==> flow/design.v <==
module CS(clk, reset, X, Y);
	input clk, reset; 
	input [7:0] X;
	output [9:0] Y;
	reg [9:0] X1,X2, X3, X4, X5, X6, X7, X8, X9;
	wire[9:0] avg_w;
	reg [9:0] avg;
	reg [9:0] appr;
	wire[9:0] Y_keep_w;
	reg [9:0] Y;
	reg [12:0] avg_dividend;
	reg [12:0] Y_dividend;
	reg [12:0] total_num;
	reg [9:0] least;
	wire [12:0] avg_dis = 13'd9;
	wire [12:0] Y_dis = 13'd8;
	always @(negedge clk) begin
		if(reset) begin
			X1 <= 0; X2 <= 0; X3 <= 0; X4 <= 0; X5 <= 0; X6 <= 0; X7 <= 0; X8 <= 0; X9 <= 0;
			avg_dividend <= 0;
			total_num <= 0;
		end  
		else begin 
			if (total_num < 9)
				total_num <= total_num + 1;
			X1 <= X2;
			X2 <= X3;
			X3 <= X4;
			X4 <= X5;
			X5 <= X6;
			X6 <= X7;
			X7 <= X8;
			X8 <= X9;
			X9 <= X;
			avg_dividend <= X2+X3+X4+X5+X6+X7+X8+X9+X; 	
		end  
	end  
	calc c1(avg_dividend, avg_dis, avg_w);
	always @(*) begin
		avg = avg_w;
		appr = X1;
		least = 1000;
		if( (avg >= X1) && (avg - X1) < least) begin
			appr = X1;
			least = avg - X1;
		end
		if(avg >= X2 && (avg - X2) < least) begin
			appr = X2;
			least = avg - X2;
		end
		if(avg >= X3 && (avg - X3) < least) begin
			appr = X3;
			least = avg - X3;
		end
		if(avg >= X4 && (avg - X4) < least) begin
			appr = X4;
			least = avg - X4;
		end
		if(avg >= X5 && (avg - X5) < least) begin
			appr = X5;
			least = avg - X5;
		end
		if(avg >= X6 && (avg - X6) < least) begin
			appr = X6;
			least = avg - X6;
		end
		if(avg >= X7 && (avg - X7) < least) begin
			appr = X7;
			least = avg - X7;
		end
		if(avg >= X8 && (avg - X8) < least) begin
			appr = X8;
			least = avg - X8;
		end
		if(avg >= X9 && (avg - X9) < least) begin
			appr = X9;
			least = avg - X9;
		end
		Y_dividend = avg_dividend + avg_dis*appr;
	end  
	calc c2(Y_dividend, Y_dis, Y_keep_w);	
	always @(posedge clk) begin
		if (total_num >= 9)
			Y <= Y_keep_w;
	end 
endmodule
module  calc
    #(parameter width=13)   
	(dividend, divisor, merchant);
	input [width-1:0]       dividend;   
	input [width-1:0]       divisor;   
	output [width-1:0]      merchant;   
	reg [width-1:0]     	temp_dividend;  
	reg [width-1:0]      	temp_divisor;  
	reg [2*width-1:0]    	temp_did;
	reg [2*width-1:0]   	temp_dis;
	reg [width-1:0]      	merchant;   
	reg [width-1:0]      	remainder;   
	integer 		i;
    always @(*) begin
		temp_dividend = dividend;
		temp_divisor = divisor;	
	end
    always @(*) begin
		temp_did = {{width{1'b0}}, temp_dividend};
		temp_dis = {temp_divisor, {width{1'b0}}};
		for(i = 0; i < width; i = i +1) begin
			temp_did = temp_did << 1;
			if(temp_did >= temp_dis) 
				temp_did = temp_did - temp_dis + 1'b1;
			else 
				temp_did = temp_did;
		end  
		merchant = temp_did[width-1:0];
		remainder = temp_did[width*2-1: width];
	end  
endmodule
Ticket comment

* Step by step through the tools: CS
Tool output for the design above before and after an edit, in the order of the flow.
"before" refers to lines of the RTL above, "after" to lines of the edited file.
"difference" is "after" less "before", of the values as shown.
Operators: Yosys type, input widths -> output width; for muxes data width and select width s.
Cell names lack the library's common part.
Not given: n/a
- Top module :: CS
- Clock port :: clk
- Library :: sky130hd
- Library corner :: tt_025C_1v80

* Edit of the RTL
Unified diff, file above to edited file.
This change comes from a script, not from a designer. The edited design behaves differently; no optimisation was intended.
#+begin_src diff
@@ -6,5 +6,5 @@
 	wire[9:0] avg_w;
 	reg [9:0] avg;
-	reg [9:0] appr;
+	reg [4:0] appr;
 	wire[9:0] Y_keep_w;
 	reg [9:0] Y;
#+end_src

* Word level
Source: Yosys, flattened and elaborated, memories not mapped. Widths are those after wreduce. Registers that Yosys merges into a memory's read port (data or address) are not register bits. Print and check cells do not count. Equal cells are merged and count once.
** Storage and ports
- cells after elaboration :: before 183, after 183, difference 0
- register bits after elaboration :: before 126, after 126, difference 0
** Cells by class
- $add $sub $neg :: before 71, after 71, difference 0
- $mul :: before 1, after 1, difference 0
- $lt $le $gt $ge :: before 46, after 46, difference 0
- multiplexer cells :: before 42, after 42, difference 0
- reduce/logical cells :: before 9, after 9, difference 0
** Operator list
- $mux 10 :: before 18, after 10, difference -8
- $mux 5 :: before 0, after 8, difference +8
- $add 13x13->13 :: before 1, after 0, difference -1
- $mul 4x10->13 const A :: before 1, after 0, difference -1
- $add 13x9->13 :: before 0, after 1, difference +1
- $mul 4x5->9 const A :: before 0, after 1, difference +1
Operator kinds equal on both sides are left out: 21.

* Logic depth
Yosys ltp: most cells in a row. Word level: on the elaborated netlist, between registers, memories and ports. Mapped: between sequential cells and ports; inverters and the memories' decode and read muxes count.
** Logic depth
- depth after elaboration :: before 108, after 108, difference 0
- ABC_AREA :: before 0, after 0
- depth in mapped cells :: before 187, after 193, difference +6
- gate-level depth less buffers :: before 171, after 176, difference +5

* Mapped cells and area
The flow's flattened synthesis, as Yosys stat reports it; memories are mapped. The netlist is that of the ABC_AREA named above (0 if unset); the other value can give another one.
** Cells by type
- o21ai_0 :: before 103, after 126, difference +23
- nand2_1 :: before 114, after 133, difference +19
- mux2i_1 :: before 53, after 39, difference -14
- clkbuf_1 :: before 27, after 40, difference +13
- nor2_1 :: before 197, after 186, difference -11
- nand4_1 :: before 30, after 41, difference +11
- and3_1 :: before 22, after 11, difference -11
- o21bai_1 :: before 6, after 15, difference +9
- xnor2_1 :: before 61, after 68, difference +7
- a221oi_1 :: before 13, after 6, difference -7
- a211o_1 :: before 10, after 3, difference -7
- nand3_1 :: before 31, after 37, difference +6
- o21a_1 :: before 19, after 13, difference -6
- o31ai_1 :: before 6, after 12, difference +6
- ha_1 :: before 192, after 187, difference -5
- nor2b_1 :: before 66, after 71, difference +5
- and2_1 :: before 21, after 17, difference -4
- o211a_1 :: before 9, after 5, difference -4
Cell types equal on both sides are left out: 17.
Not every row of either side is listed.
** Synthesis totals
- standard cells after synthesis :: before 1987, after 2005, difference +18
- cell area after synthesis (mm²) :: before 0.0158815, after 0.0157601, difference -0.0001214
- flip-flops :: before 107, after 107, difference 0
The figures by module come from a second, unflattened synthesis with its own total; it is not the netlist above.
** Second synthesis, totals
- cell total of the unflattened synthesis :: before 7698, after 7609, difference -89
- area total of the unflattened synthesis (mm²) :: before 0.0574501, after 0.0569796, difference -0.0004705
Each row is one instance without its submodules.
** By module, before
- calc :: sequential area 0 mm², cells 3122, times used 2, area 0.022668 mm²
- CS :: sequential area 0.0022422 mm², cells 1454, times used 1, area 0.0121141 mm²
** By module, after
- calc :: sequential area 0 mm², cells 3122, times used 2, area 0.022668 mm²
- CS :: sequential area 0.0022422 mm², cells 1365, times used 1, area 0.0116437 mm²

* Layout results
Both versions went through the flow (Yosys, OpenROAD) with the same settings in each pair. Constraints: input delay and output delay 20% of the set period each, output load 0.01 pF.
Flow settings, pair A:
- CORE_UTILIZATION :: 40
- period_ns :: 70.0
- CAP_MARGIN :: 20
- CORE_MARGIN :: 2
- SLEW_MARGIN :: 20
** Final reports, pair A
- std-cell area (final layout) (mm²) :: before 0.0184214, after 0.0182588, difference -0.0001626
- synthesized cell area (mm²) :: before 0.0158815, after 0.0157601, difference -0.0001214
- worst-case hold slack (ns) :: before 0.461, after 0.460, difference -0.001
- area of the die (mm²) :: before 0.0413126, after 0.0410042, difference -0.0003084
- final setup TNS (ns) :: before 0.000, after 0.000, difference 0.000
- setup slack of the critical path (ns) :: before 1.935, after 2.076, difference +0.141
Flow settings, pair B:
- CAP_MARGIN :: 15
- CORE_MARGIN :: 8
- CORE_UTILIZATION :: 22
- CTS_CLUSTER_SIZE :: 64
- MAX_ROUTING_LAYER :: met4
- PLACE_DENSITY_LB_ADDON :: 0.28
- SLEW_MARGIN :: 35
- TNS_END_PERCENT :: 40
- period_ns :: 98.7
** Final reports, pair B
- std-cell area (final layout) (mm²) :: before 0.0178409, after 0.0177658, difference -0.0000751
- synthesized cell area (mm²) :: before 0.0158815, after 0.0157601, difference -0.0001214
- worst-case hold slack (ns) :: before 0.459, after 0.455, difference -0.004
- area of the die (mm²) :: before 0.0810427, after 0.0804573, difference -0.0005854
- final setup TNS (ns) :: before 0.000, after 0.000, difference 0.000
- setup slack of the critical path (ns) :: before 9.750, after 8.929, difference -0.821
